==> flow/design.v <==
`timescale 1ns / 1ps
module sensory_neuron( clk, rst, d, th, start, y);
	input clk, rst, start;
	input [6:0] d, th;
	output reg y;
	reg [1:0] state, nextstate;
	reg [6:0] dReg, dNext;
	reg yHold;
	always@(posedge clk)
		if (rst)
		begin
			state <= 2'b00;
			dReg <= 7'b0;
			yHold <= 1'b0;
		end
		else
		begin
			state <= nextstate;
			dReg <= dNext;
			yHold <= y;
		end
	always@(*)
	begin
		dNext = dReg;
		y = yHold;
		case (state)
			2'b00: 
				begin
				dNext = 7'b0;
				nextstate = (start)? 2'b01: 2'b00;
				y = 1'b0;
				end
			2'b01:
				begin 
				dNext = d;
				nextstate = 2'b10;
				y = 1'b0;
				end
			2'b10:
				if( dReg == th)
					nextstate = 2'b11;
				else
					nextstate = 2'b00;
			2'b11:
				begin
				y = 1'b1;
				nextstate = 2'b00;
				end
		endcase
	end
endmodule 
`timescale 1ns / 1ps
module direction_ganglion(clk, rst, distance, start, dir, colrcode, flat);
	input clk, rst, start, dir;
	input [99:0] distance;
	output reg colrcode;
	output reg [6:0] flat;
	localparam [25:0] WAIT_LIMIT = 26'd7;
	reg [3:0] state, nextstate;
	reg [25:0] cnt, cntNext;
	reg [6:0] ascnt, ascntNext, dscnt, dscntNext; 
	reg [99:0] dReg, dRegNext, prevReg, prevRegNext;
	reg colrHold;
	reg [6:0] flatHold;
	always @(posedge clk)
	if (rst)
	begin
		state <= 4'b0000;
		cnt <= 26'b0;
		ascnt <= 7'b0;
		dscnt <= 7'b0;
		dReg <= 100'b0;
		prevReg <= 100'b0;
		colrHold <= 1'b0;
		flatHold <= 7'b0;
	end
	else
	begin
		colrHold <= colrcode;
		flatHold <= flat;
		state <= nextstate;
		cnt <= cntNext;
		ascnt <= ascntNext;
		dscnt <= dscntNext;
		dReg <= dRegNext;
		prevReg <= prevRegNext;
	end
	always @(*)
	begin
		cntNext = cnt;
		ascntNext = ascnt;
		dscntNext = dscnt;
		dRegNext = dReg;
		prevRegNext = prevReg;
		colrcode = colrHold;
		flat = flatHold;
		case(state)
			4'b0000:
			begin
				cntNext = 26'b0;
				ascntNext = 7'b0;
				dscntNext = 7'b0;
				dRegNext = 100'b0;
				prevRegNext = 100'b0;
				nextstate= (start)? 4'b0001:4'b0000; 
			end
			4'b0001:
			begin
				dRegNext = distance;
				nextstate = 4'b0010;
			end
			4'b0010:
			begin
				cntNext = cnt + 1;
				if(cnt < WAIT_LIMIT)
					nextstate = 4'b0010;
				else
					nextstate = 4'b0011;
			end
			4'b0011:
			begin
				prevRegNext = dReg;
				dRegNext = distance;
				cntNext = 26'b0;
				nextstate = 4'b0100;
			end
			4'b0100:
			begin
				if	(prevReg > dReg)
					nextstate = 4'b0101;
				else if (prevReg < dReg)
					nextstate = 4'b0110;
				else
					nextstate = 4'b0010;
			end
			4'b0101:
			begin
				dscntNext = dscnt + 1;
				nextstate = (start)? 4'b0010:4'b0111;
			end
			4'b0110:
			begin
				ascntNext = ascnt + 1;
				nextstate = (start)? 4'b0010:4'b0111;
			end
			4'b0111:
				nextstate = (dir)? 4'b1000:4'b1001;
			4'b1000:
			begin
				flat = ascnt;
				colrcode = 1'b1;
				nextstate = 4'b0000;
			end
			4'b1001:
			begin
				flat = dscnt;
				colrcode = 1'b0;
				nextstate = 4'b0000;
			end
			default: 
			begin
				nextstate = 4'b0000;
				cntNext = 26'b0;
				ascntNext = 7'b0;
				dscntNext = 7'b0;
				dRegNext = 100'b0;
				prevRegNext = 100'b0;
				flat = 7'b0;
				colrcode = 1'b0;
			end
		endcase
	end
endmodule
`timescale 1ns / 1ps
module inter_neuron(clk, rst, flat, th, mode, shape_code, wAddr, wE);
	input clk, rst, mode;
	input [6:0] th, flat;
	output reg wE;
	output reg [11:0] shape_code;
	output reg [4:0] wAddr;
	reg [4:0] state, nextstate, wAddrNext;
	reg [6:0] fReg, fRegNext;
	reg [11:0] shape_codeNext;
	reg wEHold;
	always @(posedge clk)
	if (rst)
	begin
		state <= 5'b00000;
		fReg <= 7'b0;
		wAddr <= 5'b0;
		shape_code <= 12'b0;
		wEHold <= 1'b0;
	end
	else
	begin
		wEHold <= wE;
		state <= nextstate;
		fReg <= fRegNext;
		wAddr <= wAddrNext;
		shape_code <= shape_codeNext;
	end
	always @(*)
	begin
		fRegNext = fReg;
		wAddrNext = wAddr;
		shape_codeNext = shape_code;
		wE = wEHold;
		case(state)
		5'b00000:
		begin
			fRegNext = 7'b0;
			nextstate = (mode)? 5'b00000:5'b00001;
			wE = 1'b0;
		end
		5'b00001:
		begin
			fRegNext = flat;
			nextstate = 5'b00010;
			wE = 1'b0;
		end
		5'b00010:
			if (fReg == th)
				nextstate = 5'b00011;
			else
				nextstate = 5'b00000;
		5'b00011:
			case(th)
				7'b1100100: nextstate = 5'b00100;
				7'b1011111: nextstate = 5'b00101;
				7'b1011010: nextstate = 5'b00110;
				7'b1010101: nextstate = 5'b00111;
				7'b1010000: nextstate = 5'b01000;
				7'b1001011: nextstate = 5'b01001;
				7'b1000110: nextstate = 5'b01010;
				7'b1000001: nextstate = 5'b01011;
				7'b0111100: nextstate = 5'b01100;
				7'b0110111: nextstate = 5'b01101;
				7'b0110010: nextstate = 5'b01110;
				7'b0101101: nextstate = 5'b01111;
				7'b0101000: nextstate = 5'b10000;
				7'b0100011: nextstate = 5'b10001;
				7'b0011110: nextstate = 5'b10010;
				7'b0011001: nextstate = 5'b10011;
				7'b0010100: nextstate = 5'b10100;
				7'b0001111: nextstate = 5'b10101;
				7'b0001010: nextstate = 5'b10110;
				7'b0000101: nextstate = 5'b10111;
				default: nextstate = 5'b00011;
			endcase
		5'b00100:
		begin
			shape_codeNext = {fReg, 5'b00000};
			wAddrNext = 5'b00000;
			wE = 1'b1;
			nextstate = 5'b00011;
		end
		5'b00101:
		begin
			shape_codeNext = {fReg, 5'b00001};
			wAddrNext = 5'b00001;
			wE = 1'b1;
			nextstate = 5'b00011;
		end
		5'b00110:
		begin
			shape_codeNext = {fReg, 5'b00010};
			wAddrNext = 5'b00010;
			wE = 1'b1;
			nextstate = 5'b00011;
		end
		5'b00111:
		begin
			shape_codeNext = {fReg, 5'b00011};
			wAddrNext = 5'b00011;
			wE = 1'b1;
			nextstate = 5'b00011;
		end
		5'b01000:
		begin
			shape_codeNext = {fReg, 5'b00100};
			wAddrNext = 5'b00100;
			wE = 1'b1;
			nextstate = 5'b00011;
		end
		5'b01001:
		begin
			shape_codeNext = {fReg, 5'b00101};
			wAddrNext = 5'b00101;
			wE = 1'b1;
			nextstate = 5'b00011;
		end
		5'b01010:
		begin
			shape_codeNext = {fReg, 5'b00110};
			wAddrNext = 5'b00110;
			wE = 1'b1;
			nextstate = 5'b00011;
		end
		5'b01011:
		begin
			shape_codeNext = {fReg, 5'b00111};
			wAddrNext = 5'b00111;
			wE = 1'b1;
			nextstate = 5'b00011;
		end
		5'b01100:
		begin
			shape_codeNext = {fReg, 5'b01000};
			wAddrNext = 5'b01000;
			wE = 1'b1;
			nextstate = 5'b00011;
		end
		5'b01101:
		begin
			shape_codeNext = {fReg, 5'b01001};
			wAddrNext = 5'b01001;
			wE = 1'b1;
			nextstate = 5'b00011;
		end
		5'b01110:
		begin
			shape_codeNext = {fReg, 5'b01010};
			wAddrNext = 5'b01010;
			wE = 1'b1;
			nextstate = 5'b00011;
		end
		5'b01111:
		begin
			shape_codeNext = {fReg, 5'b01011};
			wAddrNext = 5'b01011;
			wE = 1'b1;
			nextstate = 5'b00011;
		end
		5'b10000:
		begin
			shape_codeNext = {fReg, 5'b01100};
			wAddrNext = 5'b01100;
			wE = 1'b1;
			nextstate = 5'b00011;
		end
		5'b10001:
		begin
			shape_codeNext = {fReg, 5'b01101};
			wAddrNext = 5'b01101;
			wE = 1'b1;
			nextstate = 5'b00011;
		end
		5'b10010:
		begin
			shape_codeNext = {fReg, 5'b01110};
			wAddrNext = 5'b01110;
			wE = 1'b1;
			nextstate = 5'b00011;
		end
		5'b10011:
		begin
			shape_codeNext = {fReg, 5'b01111};
			wAddrNext = 5'b01111;
			wE = 1'b1;
			nextstate = 5'b00011;
		end
		5'b10100:
		begin
			shape_codeNext = {fReg, 5'b10000};
			wAddrNext = 5'b10000;
			wE = 1'b1;
			nextstate = 5'b00011;
		end
		5'b10101:
		begin
			shape_codeNext = {fReg, 5'b10001};
			wAddrNext = 5'b10001;
			wE = 1'b1;
			nextstate = 5'b00011;
		end
		5'b10110:
		begin
			shape_codeNext = {fReg, 5'b10010};
			wAddrNext = 5'b10010;
			wE = 1'b1;
			nextstate = 5'b00011;
		end
		5'b10111:
		begin
			shape_codeNext = {fReg, 5'b10011};
			wAddrNext = 5'b10011;
			wE = 1'b1;
			nextstate = 5'b00011;
		end
		default: 
		begin
			nextstate = 5'b00000;
			shape_codeNext = shape_code;
			wAddrNext = wAddr;
			wE = 1'b0;
			fRegNext = fReg;
		end
	endcase
	end
endmodule
`timescale 1ns / 1ps
module memory_neuron(clk, rst, WE1, WE2, WE3, WE4, WE5, 
							WE6, WE7, WE8, WE9, WE10, WE11, 
							WE12, WE13, WE14, WE15, WE16, WE17, 
							WE18, WE19, WE20, wAddr1, wAddr2, wAddr3, 
							wAddr4, wAddr5, wAddr6, wAddr7, wAddr8, 
							wAddr9, wAddr10, wAddr11, wAddr12, wAddr13, 
							wAddr14, wAddr15, wAddr16, wAddr17, wAddr18, 
							wAddr19, wAddr20, wData1, wData2, wData3, wData4, 
							wData5, wData6, wData7, wData8, wData9, wData10, 
							wData11, wData12, wData13, wData14, wData15, wData16, 
							wData17, wData18, wData19, wData20, rAddr1, rAddr2, 
							rData1, rData2);
	input clk, rst, WE1, WE2, WE3, WE4, WE5, 
			WE6, WE7, WE8, WE9, WE10, WE11, 
			WE12, WE13, WE14, WE15, WE16, WE17, 
			WE18, WE19, WE20;
	input [4:0] wAddr1, wAddr2, wAddr3, wAddr4, wAddr5, 
					wAddr6, wAddr7, wAddr8, wAddr9, wAddr10, 
					wAddr11, wAddr12, wAddr13, wAddr14, wAddr15, 
					wAddr16, wAddr17, wAddr18, wAddr19, wAddr20, 
					rAddr1, rAddr2;
	input [11:0] wData1, wData2, wData3, wData4, wData5, wData6, 
					 wData7, wData8, wData9, wData10, wData11, wData12, 
					 wData13, wData14, wData15, wData16, wData17, wData18, 
					 wData19, wData20;
	output [11:0] rData1, rData2;
	reg [11:0] mem[31:0];
	integer i;
	always@(posedge clk)
		if(rst)
			for (i = 0; i < 32; i = i + 1)
				mem[i] <= 12'b0;
		else if(WE1)
			mem[wAddr1] <= wData1;
		else if(WE2)
			mem[wAddr2] <= wData2;
		else if(WE3)
			mem[wAddr3] <= wData3;
		else if(WE4)
			mem[wAddr4] <= wData4;
		else if(WE5)
			mem[wAddr5] <= wData5;
		else if(WE6)
			mem[wAddr6] <= wData6;
		else if(WE7)
			mem[wAddr7] <= wData7;
		else if(WE8)
			mem[wAddr8] <= wData8;
		else if(WE9)
			mem[wAddr9] <= wData9;
		else if(WE10)
			mem[wAddr10] <= wData10;
		else if(WE11)
			mem[wAddr11] <= wData11;
		else if(WE12)
			mem[wAddr12] <= wData12;
		else if(WE13)
			mem[wAddr13] <= wData13;
		else if(WE14)
			mem[wAddr14] <= wData14;
		else if(WE15)
			mem[wAddr15] <= wData15;
		else if(WE16)
			mem[wAddr16] <= wData16;
		else if(WE17)
			mem[wAddr17] <= wData17;
		else if(WE18)
			mem[wAddr18] <= wData18;
		else if(WE19)
			mem[wAddr19] <= wData19;
		else if(WE20)
			mem[wAddr20] <= wData20;
		else 
			mem[wAddr20 + 1] <= wData1;
	assign rData1 = mem[rAddr1];
	assign rData2 = mem[rAddr2];
endmodule
`timescale 1ns / 1ps
module intelligent_stimuli_comparison_unit(clk, rst, E, asc, dsc, mode, read1, read2, colr1, colr2, colr, oe, dot_m, r_Addr1, r_Addr2);
	input clk, rst, E, mode, colr1, colr2;
	input [6:0] asc, dsc;
	input [11:0] read1, read2;
	output reg colr, oe;
	output reg [4:0] dot_m, r_Addr1, r_Addr2;
	reg [4:0] state, nextstate,  r_Addr1Next,  r_Addr2Next;
	reg [7:0] ascReg, ascRegNext, dscReg, dscRegNext, 
				 remReg1, remReg1Next, remReg2, remReg2Next;
	reg [27:0] cnt, cntNext;
	reg colrHold, oeHold;
	reg [4:0] dot_mHold;
	localparam [27:0] HOLD_LIMIT = 28'd5;
	always @(posedge clk)
	if (rst)
	begin
		state <= 5'b00000;
		ascReg <= 8'b0;
		dscReg <= 8'b0;
		remReg1 <= 8'b0;
		remReg2 <= 8'b0;
		cnt <= 28'b0;
		r_Addr1 <= 5'b0;
		r_Addr2 <= 5'b0;
		colrHold <= 1'b0;
		oeHold <= 1'b0;
		dot_mHold <= 5'b0;
	end
	else
	begin
		colrHold <= colr;
		oeHold <= oe;
		dot_mHold <= dot_m;
		state <= nextstate;
		ascReg <= ascRegNext;
		dscReg <= dscRegNext;
		remReg1 <= remReg1Next;
		remReg2 <= remReg2Next;
		cnt <= cntNext;
		r_Addr1 <= r_Addr1Next;
		r_Addr2 <= r_Addr2Next;
	end
	always @(*)
	begin
		nextstate = state;
		ascRegNext = ascReg;
		dscRegNext = dscReg;
		remReg1Next = remReg1;
		remReg2Next = remReg2;
		cntNext = cnt;
		r_Addr1Next = r_Addr1;
		r_Addr2Next = r_Addr2;
		colr = colrHold;
		oe = oeHold;
		dot_m = dot_mHold;
		case(state)
			5'b00000:
			begin
				ascRegNext = 8'b0;
				dscRegNext = 8'b0;
				cntNext = 28'b0;
				remReg1Next = 8'b0;
				remReg2Next = 8'b0;
				nextstate = (mode)? 5'b00001: 5'b00000;
			end
			5'b00001:
			begin
				ascRegNext = {1'b0, asc[6:0]};  
				dscRegNext = {1'b0, dsc[6:0]};
				nextstate = (E)? 5'b00010:5'b00011;
			end
			5'b00010:
			begin
				r_Addr1Next = 5'b0;
				r_Addr2Next = 5'b0;
				nextstate = 5'b00100;
			end
			5'b00011:
			begin
				r_Addr1Next = 5'b10100;
				r_Addr2Next = 5'b10100;
				nextstate = 5'b10001;
			end
			5'b00100:
			begin
				remReg1Next = ascReg - {1'b0, read1[11:5]};
				remReg2Next = dscReg - {1'b0, read2[11:5]};
				if ( !(r_Addr1 < 5'b10100) && !(r_Addr2 < 5'b10100))
					nextstate = 5'b00000;
				else if ( !(r_Addr1 < 5'b10100) && (r_Addr2 < 5'b10100))
					nextstate = 5'b01011;
				else if (r_Addr1 < 5'b10100)
					nextstate = 5'b00101;
				else
				 nextstate = 5'b00100;
			end
			5'b00101:
			if (remReg1[7] == 1)
				nextstate = 5'b00110;
			else if (remReg1 == 8'b00000000)
				nextstate = 5'b01000;
			else if (remReg1 > 8'b00000000)
				nextstate = 5'b01001;
			else
				nextstate = 5'b00101;
			5'b00110:
			begin
				r_Addr1Next = r_Addr1 + 1;
				nextstate = 5'b00111;
			end
			5'b00111:
			if (r_Addr1 < 5'b10100)
				nextstate = 5'b00101;
			else if (!(r_Addr1 < 5'b10100))
				nextstate = 5'b01011;
			else
				nextstate = 5'b00111;
			5'b01000:
			begin
				colr = colr1;
				dot_m = read1[4:0];
				cntNext = cnt + 1;
				oe = 1'b1;
				if (cnt < HOLD_LIMIT)
					nextstate = 5'b01000;
				else if (!(cnt < HOLD_LIMIT))
					nextstate = 5'b01010;
			end
			5'b01001:
			begin
				ascRegNext = remReg1;
				nextstate = 5'b00010;
			end
			5'b01010:
			begin
				oe = 1'b0;
				cntNext = 28'b0;
				if (r_Addr1 < 5'b10100)
					nextstate = 5'b00101;
				else if (!(r_Addr1 < 5'b10100))
					nextstate = 5'b01011;
				else 
					nextstate = 5'b01010;
			end
			5'b01011:
			if (remReg2[7] == 1)
				nextstate = 5'b01100;
			else if (remReg2 == 8'b00000000)
				nextstate = 5'b01110;
			else if (remReg2 > 8'b00000000)
				nextstate = 5'b01111;
			else
				nextstate = 5'b01011;
			5'b01100:
			begin
				r_Addr2Next = r_Addr2 + 1;
				nextstate = 5'b01101;
			end
			5'b01101:
			if (r_Addr2 < 5'b10100)
				nextstate = 5'b01011;
			else if (!(r_Addr2 < 5'b10100))
				nextstate = 5'b00000;
			else
				nextstate = 5'b01101;
			5'b01110:
			begin
				colr = colr2;
				dot_m = read2[4:0];
				cntNext = cnt + 1;
				oe = 1'b1;
				if (cnt < HOLD_LIMIT)
					nextstate = 5'b01110;
				else if (!(cnt < HOLD_LIMIT))
					nextstate = 5'b10000;
				else
					nextstate = 5'b01110;
			end
			5'b01111:
			begin
				dscRegNext = remReg2;
				r_Addr2Next = 5'b00000;
				nextstate = 5'b00100;
			end
			5'b10000:
			begin
				oe = 1'b0;
				cntNext = 28'b0;
				if (r_Addr2 < 5'b10100)
					nextstate = 5'b01011;
				else if (!(r_Addr2 < 5'b10100))
					nextstate = 5'b00000;
				else
					nextstate = 5'b10000;
			end
			5'b10001:
			begin
				remReg1Next = ascReg - {1'b0, read1[11:5]};
				remReg2Next = dscReg - {1'b0, read2[11:5]};
				cntNext = 28'b0;
				oe = 1'b0;
				if ((r_Addr1 == 5'b00000) && (r_Addr2 == 5'b00000))
					nextstate = 5'b00000;
				else if ((r_Addr1 == 5'b00000) && !(r_Addr2 == 5'b00000))
					nextstate = 5'b10110;
				else if ( !(r_Addr1 == 5'b00000))
					nextstate = 5'b10010;
				else
					nextstate = 5'b10001;
			end
			5'b10010:
			if (remReg1[7] > 8'b00000000)
				nextstate = 5'b10100;
			else if (remReg1 == 8'b00000000)
				nextstate = 5'b10011;
			else
				nextstate = 5'b10010;
			5'b10011:
			begin
				colr = colr1;
				dot_m = read1[4:0];
				oe = 1'b1;
				cntNext = cnt + 1;
				if (cnt < HOLD_LIMIT)
					nextstate = 5'b10011;
				else if (!(cnt < HOLD_LIMIT))
					nextstate = 5'b10110;
				else
					nextstate = 5'b10011;
			end
			5'b10100:
			begin
				colr = colr1;
				dot_m = read1[4:0];
				oe = 1'b1;
				r_Addr1Next = r_Addr1 - 1;
				ascRegNext = remReg1;
				nextstate = 5'b10101;
			end
			5'b10101:
			begin
				cntNext = cnt + 1;
				if (cnt < HOLD_LIMIT)
					nextstate = 5'b10101;
				else if ( !(cnt < HOLD_LIMIT) && r_Addr1 != 8'b00000000)
					nextstate = 5'b10001;
				else if ( cnt < HOLD_LIMIT && r_Addr1 == 8'b00000000)
					nextstate = 5'b10110;
			end
			5'b10110:
			begin
				cntNext = 28'b0;
				oe = 1'b0;
				if (remReg2 == 8'b00000000)
					nextstate = 5'b11000;
				else if (remReg2 > 8'b00000000)
					nextstate = 5'b10111;
				else 
					nextstate = 5'b10110;
			end
			5'b10111:
			begin
				colr = colr2;
				dot_m = read2[4:0];
				oe = 1'b1;
				r_Addr2Next = r_Addr2 - 1;
				dscRegNext = remReg2;
				nextstate = 5'b10101;
			end
			5'b11000:
			begin
				colr = colr2;
				dot_m = read2[4:0];
				oe = 1'b1;
				cntNext = cnt + 1;
				if (cnt < HOLD_LIMIT)
					nextstate = 5'b11000;
				else if (!(cnt < HOLD_LIMIT))
					nextstate = 5'b00000;
				else
					nextstate = 5'b11000;
			end
			5'b11001:
			begin
				cntNext = cnt + 1;
				if (cnt < HOLD_LIMIT)
					nextstate = 5'b11001;
				else if ( !(cnt < HOLD_LIMIT) && r_Addr2 == 8'b00000000)
					nextstate = 5'b00000;
				else if ( !(cnt < HOLD_LIMIT) && r_Addr2 != 8'b00000000)
					nextstate = 5'b10110;
				else
					nextstate = 5'b11001;
			end
			default:
			begin
				ascRegNext = 8'b0;
				dscRegNext = 8'b0;
				cntNext = 28'b0;
				remReg1Next = 8'b0;
				remReg2Next = 8'b0;
				r_Addr1Next = 5'b0;
				r_Addr2Next = 5'b0;
				colr = 1'b0;
				dot_m = 5'b0;
				oe = 1'b0;
			end
		endcase
	end
endmodule
`timescale 1ns / 1ps
module brain_m(clk, rst, distance, mode, start, E, color, OE, shape);
	input clk, rst, mode, start, E;
	input [6:0] distance;
	output color, OE;
	output [4:0] shape;
	wire [99:0] W1;
	wire W2, W3, W8, W13, W14, 
		  W15, W16, W17, W18, W19, 
		  W20, W21, W22, W23, W24, 
		  W25, W26, W27, W28, W29, 
		  W30, W31;
	wire [6:0] W4, W5;
	wire [11:0] W6, W51, W52, W53, 
					W54, W55, W56, W57, 
					W58, W59, W60, W61, 
					W62, W63, W64, W65, 
					W66, W67, W68, W69, 
					W11, W12;
	wire [4:0] W7, W32, W33, W34, W35, 
				  W36, W37, W38, W39, W40, 
				  W41, W42, W43, W44, W45, 
				  W46, W47, W48, W49, W50, 
				  W9, W10;
	sensory_neuron s1(clk, rst, distance, 7'b0000010, start, W1[0]);
	sensory_neuron s2(clk, rst, distance, 7'b0000011, start, W1[1]);
	sensory_neuron s3(clk, rst, distance, 7'b0000100, start, W1[2]);
	sensory_neuron s4(clk, rst, distance, 7'b0000101, start, W1[3]);
	sensory_neuron s5(clk, rst, distance, 7'b0000110, start, W1[4]);
	sensory_neuron s6(clk, rst, distance, 7'b0000111, start, W1[5]);
	sensory_neuron s7(clk, rst, distance, 7'b0001000, start, W1[6]);
	sensory_neuron s8(clk, rst, distance, 7'b0001001, start, W1[7]);
	sensory_neuron s9(clk, rst, distance, 7'b0001010, start, W1[8]);
	sensory_neuron s10(clk, rst, distance, 7'b0001011, start, W1[9]);
	sensory_neuron s11(clk, rst, distance, 7'b0001100, start, W1[10]);
	sensory_neuron s12(clk, rst, distance, 7'b0001101, start, W1[11]);
	sensory_neuron s13(clk, rst, distance, 7'b0001110, start, W1[12]);
	sensory_neuron s14(clk, rst, distance, 7'b0001111, start, W1[13]);
	sensory_neuron s15(clk, rst, distance, 7'b0010000, start, W1[14]);
	sensory_neuron s16(clk, rst, distance, 7'b0010001, start, W1[15]);
	sensory_neuron s17(clk, rst, distance, 7'b0010010, start, W1[16]);
	sensory_neuron s18(clk, rst, distance, 7'b0010011, start, W1[17]);
	sensory_neuron s19(clk, rst, distance, 7'b0010100, start, W1[18]);
	sensory_neuron s20(clk, rst, distance, 7'b0010101, start, W1[19]);
	sensory_neuron s21(clk, rst, distance, 7'b0010110, start, W1[20]);
	sensory_neuron s22(clk, rst, distance, 7'b0010111, start, W1[21]);
	sensory_neuron s23(clk, rst, distance, 7'b0011000, start, W1[22]);
	sensory_neuron s24(clk, rst, distance, 7'b0011001, start, W1[23]);
	sensory_neuron s25(clk, rst, distance, 7'b0011010, start, W1[24]);
	sensory_neuron s26(clk, rst, distance, 7'b0011011, start, W1[25]);
	sensory_neuron s27(clk, rst, distance, 7'b0011100, start, W1[26]);
	sensory_neuron s28(clk, rst, distance, 7'b0011101, start, W1[27]);
	sensory_neuron s29(clk, rst, distance, 7'b0011110, start, W1[28]);
	sensory_neuron s30(clk, rst, distance, 7'b0011111, start, W1[29]);
	sensory_neuron s31(clk, rst, distance, 7'b0100000, start, W1[30]);
	sensory_neuron s32(clk, rst, distance, 7'b0100001, start, W1[31]);
	sensory_neuron s33(clk, rst, distance, 7'b0100010, start, W1[32]);
	sensory_neuron s34(clk, rst, distance, 7'b0100011, start, W1[33]);
	sensory_neuron s35(clk, rst, distance, 7'b0100100, start, W1[34]);
	sensory_neuron s36(clk, rst, distance, 7'b0100101, start, W1[35]);
	sensory_neuron s37(clk, rst, distance, 7'b0100110, start, W1[36]);
	sensory_neuron s38(clk, rst, distance, 7'b0100111, start, W1[37]);
	sensory_neuron s39(clk, rst, distance, 7'b0101000, start, W1[38]);
	sensory_neuron s40(clk, rst, distance, 7'b0101001, start, W1[39]);
	sensory_neuron s41(clk, rst, distance, 7'b0101010, start, W1[40]);
	sensory_neuron s42(clk, rst, distance, 7'b0101011, start, W1[41]);
	sensory_neuron s43(clk, rst, distance, 7'b0101100, start, W1[42]);
	sensory_neuron s44(clk, rst, distance, 7'b0101101, start, W1[43]);
	sensory_neuron s45(clk, rst, distance, 7'b0101110, start, W1[44]);
	sensory_neuron s46(clk, rst, distance, 7'b0101111, start, W1[45]);
	sensory_neuron s47(clk, rst, distance, 7'b0110000, start, W1[46]);
	sensory_neuron s48(clk, rst, distance, 7'b0110001, start, W1[47]);
	sensory_neuron s49(clk, rst, distance, 7'b0110010, start, W1[48]);
	sensory_neuron s50(clk, rst, distance, 7'b0110011, start, W1[49]);
	sensory_neuron s51(clk, rst, distance, 7'b0110100, start, W1[50]);
	sensory_neuron s52(clk, rst, distance, 7'b0110101, start, W1[51]);
	sensory_neuron s53(clk, rst, distance, 7'b0110110, start, W1[52]);
	sensory_neuron s54(clk, rst, distance, 7'b0110111, start, W1[53]);
	sensory_neuron s55(clk, rst, distance, 7'b0111000, start, W1[54]);
	sensory_neuron s56(clk, rst, distance, 7'b0111001, start, W1[55]);
	sensory_neuron s57(clk, rst, distance, 7'b0111010, start, W1[56]);
	sensory_neuron s58(clk, rst, distance, 7'b0111011, start, W1[57]);
	sensory_neuron s59(clk, rst, distance, 7'b0111100, start, W1[58]);
	sensory_neuron s60(clk, rst, distance, 7'b0111101, start, W1[59]);
	sensory_neuron s61(clk, rst, distance, 7'b0111110, start, W1[60]);
	sensory_neuron s62(clk, rst, distance, 7'b0111111, start, W1[61]);
	sensory_neuron s63(clk, rst, distance, 7'b1000000, start, W1[62]);
	sensory_neuron s64(clk, rst, distance, 7'b1000001, start, W1[63]);
	sensory_neuron s65(clk, rst, distance, 7'b1000010, start, W1[64]);
	sensory_neuron s66(clk, rst, distance, 7'b1000011, start, W1[65]);
	sensory_neuron s67(clk, rst, distance, 7'b1000100, start, W1[66]);
	sensory_neuron s68(clk, rst, distance, 7'b1000101, start, W1[67]);
	sensory_neuron s69(clk, rst, distance, 7'b1000110, start, W1[68]);
	sensory_neuron s70(clk, rst, distance, 7'b1000111, start, W1[69]);
	sensory_neuron s71(clk, rst, distance, 7'b1001000, start, W1[70]);
	sensory_neuron s72(clk, rst, distance, 7'b1001001, start, W1[71]);
	sensory_neuron s73(clk, rst, distance, 7'b1001010, start, W1[72]);
	sensory_neuron s74(clk, rst, distance, 7'b1001011, start, W1[73]);
	sensory_neuron s75(clk, rst, distance, 7'b1001100, start, W1[74]);
	sensory_neuron s76(clk, rst, distance, 7'b1001101, start, W1[75]);
	sensory_neuron s77(clk, rst, distance, 7'b1001110, start, W1[76]);
	sensory_neuron s78(clk, rst, distance, 7'b1001111, start, W1[77]);
	sensory_neuron s79(clk, rst, distance, 7'b1010000, start, W1[78]);
	sensory_neuron s80(clk, rst, distance, 7'b1010001, start, W1[79]);
	sensory_neuron s81(clk, rst, distance, 7'b1010010, start, W1[80]);
	sensory_neuron s82(clk, rst, distance, 7'b1010011, start, W1[81]);
	sensory_neuron s83(clk, rst, distance, 7'b1010100, start, W1[82]);
	sensory_neuron s84(clk, rst, distance, 7'b1010101, start, W1[83]);
	sensory_neuron s85(clk, rst, distance, 7'b1010110, start, W1[84]);
	sensory_neuron s86(clk, rst, distance, 7'b1010111, start, W1[85]);
	sensory_neuron s87(clk, rst, distance, 7'b1011000, start, W1[86]);
	sensory_neuron s88(clk, rst, distance, 7'b1011001, start, W1[87]);
	sensory_neuron s89(clk, rst, distance, 7'b1011010, start, W1[88]);
	sensory_neuron s90(clk, rst, distance, 7'b1011011, start, W1[89]);
	sensory_neuron s91(clk, rst, distance, 7'b1011100, start, W1[90]);
	sensory_neuron s92(clk, rst, distance, 7'b1011101, start, W1[91]);
	sensory_neuron s93(clk, rst, distance, 7'b1011110, start, W1[92]);
	sensory_neuron s94(clk, rst, distance, 7'b1011111, start, W1[93]);
	sensory_neuron s95(clk, rst, distance, 7'b1100000, start, W1[94]);
	sensory_neuron s96(clk, rst, distance, 7'b1100001, start, W1[95]);
	sensory_neuron s97(clk, rst, distance, 7'b1100010, start, W1[96]);
	sensory_neuron s98(clk, rst, distance, 7'b1100011, start, W1[97]);
	sensory_neuron s99(clk, rst, distance, 7'b1100100, start, W1[98]);
	sensory_neuron s100(clk, rst, distance, 7'b1100101, start, W1[99]);
	direction_ganglion d1(clk, rst, W1, start, 1'b1, W2, W4);
	direction_ganglion d2(clk, rst, W1, start, 1'b0, W3, W5);
	inter_neuron in1(clk, rst, W5, 7'b1100100, mode, W6, W7, W8);
	inter_neuron in2(clk, rst, W5, 7'b1011111, mode, W51, W32, W13);
	inter_neuron in3(clk, rst, W5, 7'b1011010, mode, W52, W33, W14);
	inter_neuron in4(clk, rst, W5, 7'b1010101, mode, W53, W34, W15);
	inter_neuron in5(clk, rst, W5, 7'b1010000, mode, W54, W35, W16);
	inter_neuron in6(clk, rst, W5, 7'b1001011, mode, W55, W36, W17);
	inter_neuron in7(clk, rst, W5, 7'b1000110, mode, W56, W37, W18);
	inter_neuron in8(clk, rst, W5, 7'b1000001, mode, W57, W38, W19);
	inter_neuron in9(clk, rst, W5, 7'b0111100, mode, W58, W39, W20);
	inter_neuron in10(clk, rst, W5, 7'b0110111, mode, W59, W40, W21);
	inter_neuron in11(clk, rst, W5, 7'b0110010, mode, W60, W41, W22);
	inter_neuron in12(clk, rst, W5, 7'b0101101, mode, W61, W42, W23);
	inter_neuron in13(clk, rst, W5, 7'b0101000, mode, W62, W43, W24);
	inter_neuron in14(clk, rst, W5, 7'b0100011, mode, W63, W44, W25);
	inter_neuron in15(clk, rst, W5, 7'b0011110, mode, W64, W45, W26);
	inter_neuron in16(clk, rst, W5, 7'b0011001, mode, W65, W46, W27);
	inter_neuron in17(clk, rst, W5, 7'b0010100, mode, W66, W47, W28);
	inter_neuron in18(clk, rst, W5, 7'b0001111, mode, W67, W48, W29);
	inter_neuron in19(clk, rst, W5, 7'b0001010, mode, W68, W49, W30);
	inter_neuron in20(clk, rst, W5, 7'b0000101, mode, W69, W50, W31);
	memory_neuron m(clk, rst, W8, W13, W14, W15, W16, W17, W18, W19, 
						W20, W21, W22, W23, W24, W25, W26, W27, W28, 
						W29, W30, W31, W7, W32, W33, W34, W35, W36, 
						W37, W38, W39, W40, W41, W42, W43, W44, W45, 
						W46, W47, W48, W49, W50, W6, W51, W52, W53, 
						W54, W55, W56, W57, W58, W59, W60, W61, W62, 
						W63, W64, W65, W66, W67, W68, W69, W9, W10, 
						W11, W12);
	intelligent_stimuli_comparison_unit iscu(clk, rst, E, W4, W5, mode, W11, W12, W2, W3, color, OE, shape, W9, W10);
endmodule
Tool chain data of brain_m
What the tools print for brain_m, step after step.
Lines are those of the file above, counted from 1.
Cell names lack the library's common part.
A cell with - has no value.
- top module: brain_m
- clock: clk
- standard-cell library: sky130hd
- timing corner: tt_025C_1v80

Elaborated design
Yosys after proc, flatten, opt, wreduce and memory -nomap, before mapping. Print and check cells are not counted.
Yosys's memory passes give these memory sizes; they may raise the number of words (mostly to a power of two), join words into wider ones and drop unused or constant bits.
- bits in registers: 2186
- noted RAM bits: 384
- memories at 1
- noted input port bits: 12
- output and inout port bits at 7
- add/sub/neg operators at 14
- order comparisons at 12
- equal/unequal tests at 924
- mux-type cells: 1405
- reduce/logical cells at 478
- memory list (memory ; depth ; bits a word ; line ; text):
    m.mem ; 32 ; 12 ; 428 ; reg [11:0] mem[31:0];
- operator list (kind ; number):
    12-bit parallel mux with 20-bit select ; 20
    12-bit 2-to-1 mux ; 271
    5-bit parallel mux with 20-bit select ; 20
    7-bit parallel mux with 2-bit select ; 124
    5-bit 2-to-1 mux ; 292
    5-bit equality test (second input constant) ; 170
    5-bit by 4-bit equality test with 1-bit output (second input constant) ; 168
    2-bit parallel mux with 4-bit select ; 100
    100-bit parallel mux with 2-bit select ; 4
    5-bit parallel mux with 5-bit select ; 20
    2-bit OR reduction ; 231
    20-bit OR reduction ; 21
    5-bit by 3-bit equality test with 1-bit output (second input constant) ; 84
    2-bit equality test (second input constant) ; 200
    20-bit nonzero test ; 20
    7-bit equality test (second input constant) ; 46
    1-bit parallel mux with 3-bit select ; 101
    1-bit 2-to-1 mux ; 282
    7-bit by 6-bit equality test with 1-bit output (second input constant) ; 38
    2-bit 2-to-1 mux ; 122
    12-bit OR reduction ; 20
    5-bit by 2-bit equality test with 1-bit output (second input constant) ; 42
    100-bit greater-than comparator ; 2
    100-bit less-than comparator ; 2
    2-bit by 1-bit equality test with 1-bit output (second input constant) ; 100
    2-bit zero test ; 100
    7-bit by 5-bit equality test with 1-bit output (second input constant) ; 19
    5-bit zero test ; 23
Not listed: further kinds 49, cells in them 191.

Longest topological paths
Longest topological path by Yosys (ltp), each cell counted once; first at word level (registers and memories cut), then after technology mapping (sequential cells cut; the memories' decode and read muxes count).
- noted depth after elaboration: 27
- ABC_AREA: 0
- mapped depth at 18
- noted mapped depth without buffers: 15

Synthesis result
Yosys stat after the flow's synthesis: flattened, memories mapped to cells. It holds for the ABC_AREA given above (unset counts as 0); a run with the other value may have another netlist.
- cell types (cell type ; number ; total area (µm²)):
    dfxtp_1 ; 2232 ; 4.47E+04
    edfxtp_1 ; 384 ; 1.15E+04
    a21oi_1 ; 1467 ; 7.34E+03
    mux4_2 ; 240 ; 5.41E+03
    nor2_1 ; 1189 ; 4463.03
    o21ai_0 ; 814 ; 4.07E+03
    nand3_1 ; 792 ; 3.96E+03
    ha_1 ; 226 ; 2.83E+03
    clkbuf_1 ; 631 ; 2.37E+03
    nor3b_1 ; 265 ; 1.99E+03
    mux2i_1 ; 174 ; 1741.67
    nor2b_1 ; 261 ; 1.63E+03
    a22o_1 ; 151 ; 1.32E+03
    nand2_1 ; 303 ; 1.14E+03
    a2111o_1 ; 100 ; 1126.08
    inv_1 ; 296 ; 1.11E+03
    and2_1 ; 152 ; 950.912
    buf_1 ; 226 ; 848.314
Other cell types: 74; their cells: 1015.
- standard cells after synthesis: 10918
- cell area after synthesis: 106208.1 µm²
- noted sequential part of the area: 56213.9 µm²
- flip-flops at 2616
- buffer cells: 907
By module: a second synthesis without flattening, with its own total; a netlist apart from the flattened one above.
- noted cell total of the unflattened synthesis: 15596
- area (unflattened synthesis) at 142603.0 µm²
Each row is one instance without its submodules.
- by module (module ; times used ; cells ; area (µm²)):
    sensory_neuron ; 100 ; 55 ; 490.5
    inter_neuron ; 20 ; 224 ; 2011.9
    direction_ganglion ; 2 ; 1534 ; 12099.1
    memory_neuron ; 1 ; 1915 ; 23787.8
    intelligent_stimuli_comparison_unit ; 1 ; 631 ; 5323.9
    brain_m ; 1 ; 2 ; 7.5

Path before layout
Path of least setup slack by OpenSTA after synthesis, without wires, with an ideal clock, recovery checks aside; 20% of the period is set as input and as output delay. Where synthesis merged equal registers, the netlist keeps one of their names.
- path type: input to register
- start: in rst
- end: mem m.mem[19][0]
- period: 10.0 ns
- external input delay: 2.000 ns
- library setup time at 0.350 ns
- noted time at the first pin: 2.000 ns
- arrival time at 4.404 ns
- noted slack: 5.245 ns
- delay of the path: 2.754 ns
- stages at 12
- buffers on the path: 3
- period reached after synthesis at 4.755 ns
"delay of the path" = arrival - input delay + setup time.
"stages" counts driving pins, that of a launching flip-flop among them; a cell with two outputs on the path counts twice.
"period reached after synthesis" is the clock period less the worst setup slack; recovery checks do not enter. This is arithmetic on one report: input and output delays are still those of the set period (20% each).
The rows between start and end are the longest chain of elaborated cells between them; the timing report does not say that the signal goes this way. Where chains are equally long, one stands for them.
A line is the first line of the expression or statement that the cell stems from. Yosys adds cells for indexed reads and writes and turns some case tables into memories.
Only ways into the end's enable, where the timed path ends, are counted here.
- cell sequence: nor2_1 -> and4_1 -> nand4_4 -> or4_1 -> buf_2 -> o2111a_1 -> o21ai_2 -> a21o_1 -> buf_6 -> o2111ai_2 -> buf_6 -> nand2_1
- noted length of the longest elaborated chain: 22
- elaborated cells on any way between the ends: 103
- noted source lines of those cells: 1
- classes of those cells: mux (83); reduce/logical (20)
- ends and longest elaborated chain, after synthesis (what ; line ; text):
    from (decl) ; 792 ; input clk, rst, mode, start, E;
    1-bit 2-to-1 mux ; 431 ; if(rst)
    12-bit OR reduction ; - ;
    5-bit 2-to-1 mux x20 ; - ;
    to (decl) ; 428 ; reg [11:0] mem[31:0];

Path in the finished layout
Path of least setup slack in the final report of run B (OpenROAD, finished layout, wires in). Where an end is a register, its clock arrival counts in the times.
- path type: register to output
- start: reg iscu.state
- end: out color
- period: 6.6 ns
- output delay at 1.32 ns
- noted time at the first pin: 0.82 ns
- arrival time at 4.20 ns
- noted slack: 1.08 ns
- stages at 8
- buffers on the path: 1
An end named without its bit number is one bit of that signal or, where synthesis recoded a state register, one of its new flip-flops.
The rows between start and end are the longest chain of elaborated cells between them; the timing report does not say that the signal goes this way. Where chains are equally long, one stands for them.
- cell sequence: dfxtp_1 -> nor3_1 -> nand3_1 -> or3_1 -> or3b_2 -> nand2_1 -> o221ai_1 -> clkdlybuf4s50_1
- noted length of the longest elaborated chain: 3
- elaborated cells on any way between the ends: 30
- noted source lines of those cells: 1
- classes of those cells: eq/ne (25); mux (1); reduce/logical (4)
- ends and longest elaborated chain, post-layout (what ; line ; text):
    from (decl) ; 486 ; reg [4:0] state, nextstate, r_Addr1Next, r_Addr2Next;
    from (assign) ; 496 ; state <= 5'b00000;
    from (assign) ; 513 ; state <= nextstate;
    5-bit zero test ; 535 ; case(state)
    20-bit OR reduction ; - ;
    1-bit parallel mux with 3-bit select ; 535 ;
    to (decl) ; 794 ; output color, OE;

==> results <==
Design brain_m on sky130hd. What follows are 4 stored runs of the flow, each under its own settings; their order means nothing. The constraints put input and output delay at 20% of the set period each and load the outputs with 0.01 pF.
"clock period achieved" is the run's clock period less its worst setup slack. It is reckoned from that one timing run; input and output delays stay at 20% of the period that was set.
"time of the worst setup path" means the part of the period allowed to the worst setup path (the constraints hold back 20% at inputs and 20% at outputs) less its slack; where the path has registers, the arrival times of their clocks count too.
By "power" is meant OpenSTA's value without simulated activity: inputs other than the clock are taken to toggle once in ten clock periods, and the tool carries that through the logic.

Run A
Settings were ABC_AREA = 1; CAP_MARGIN = 20; CELL_PAD_IN_SITES_DETAIL_PLACEMENT = 2; CELL_PAD_IN_SITES_GLOBAL_PLACEMENT = 3; CORE_MARGIN = 3; CORE_UTILIZATION = 55; CTS_CLUSTER_DIAMETER = 54; GPL_ROUTABILITY_DRIVEN = 0; GPL_TIMING_DRIVEN = 0; MAX_ROUTING_LAYER = met4; MIN_ROUTING_LAYER = met2; SETUP_SLACK_MARGIN = 0.06; SLEW_MARGIN = 25; period_ns = 4.41
- no results, placement failed with GPL-0301

Run B
Settings were CORE_UTILIZATION = 34; PLACE_DENSITY = 0.6; period_ns = 6.6; CAP_MARGIN = 20; CORE_MARGIN = 2; SLEW_MARGIN = 20
- post-synthesis cell area: 106208.1 µm²
- die footprint: 316862.0 µm²
- standard-cell area after layout at 119468.0 µm²
- final utilization at 38.4%
- setup slack of the critical path: 1.084 ns
- worst hold slack after layout at 0.402 ns
- power: 0.035376 W
- clock period achieved: 5.516 ns
- time of the worst setup path: 4.20 ns
- class of the worst setup path: register to output

Run C
Settings were ABC_AREA = 1; CAP_MARGIN = 20; CELL_PAD_IN_SITES_GLOBAL_PLACEMENT = 2; CORE_UTILIZATION = 26; CTS_CLUSTER_DIAMETER = 54; HOLD_SLACK_MARGIN = 0.28; MAX_ROUTING_LAYER = met4; SETUP_SLACK_MARGIN = 0.06; SLEW_MARGIN = 25; period_ns = 5.54; CORE_MARGIN = 2
- post-synthesis cell area: 107292.9 µm²
- die footprint: 417820.0 µm²
- standard-cell area after layout at 126491.0 µm²
- final utilization at 30.8%
- setup slack of the critical path: 0.405 ns
- worst hold slack after layout at 0.378 ns
- power: 0.047656 W
- clock period achieved: 5.135 ns
- time of the worst setup path: 4.03 ns
- class of the worst setup path: register to output

Run D
Settings were CAP_MARGIN = 30; CELL_PAD_IN_SITES_GLOBAL_PLACEMENT = 2; CORE_UTILIZATION = 61; CTS_CLUSTER_DIAMETER = 274; period_ns = 9.77; CORE_MARGIN = 2; SLEW_MARGIN = 20
- no results, placement failed with GPL-0301
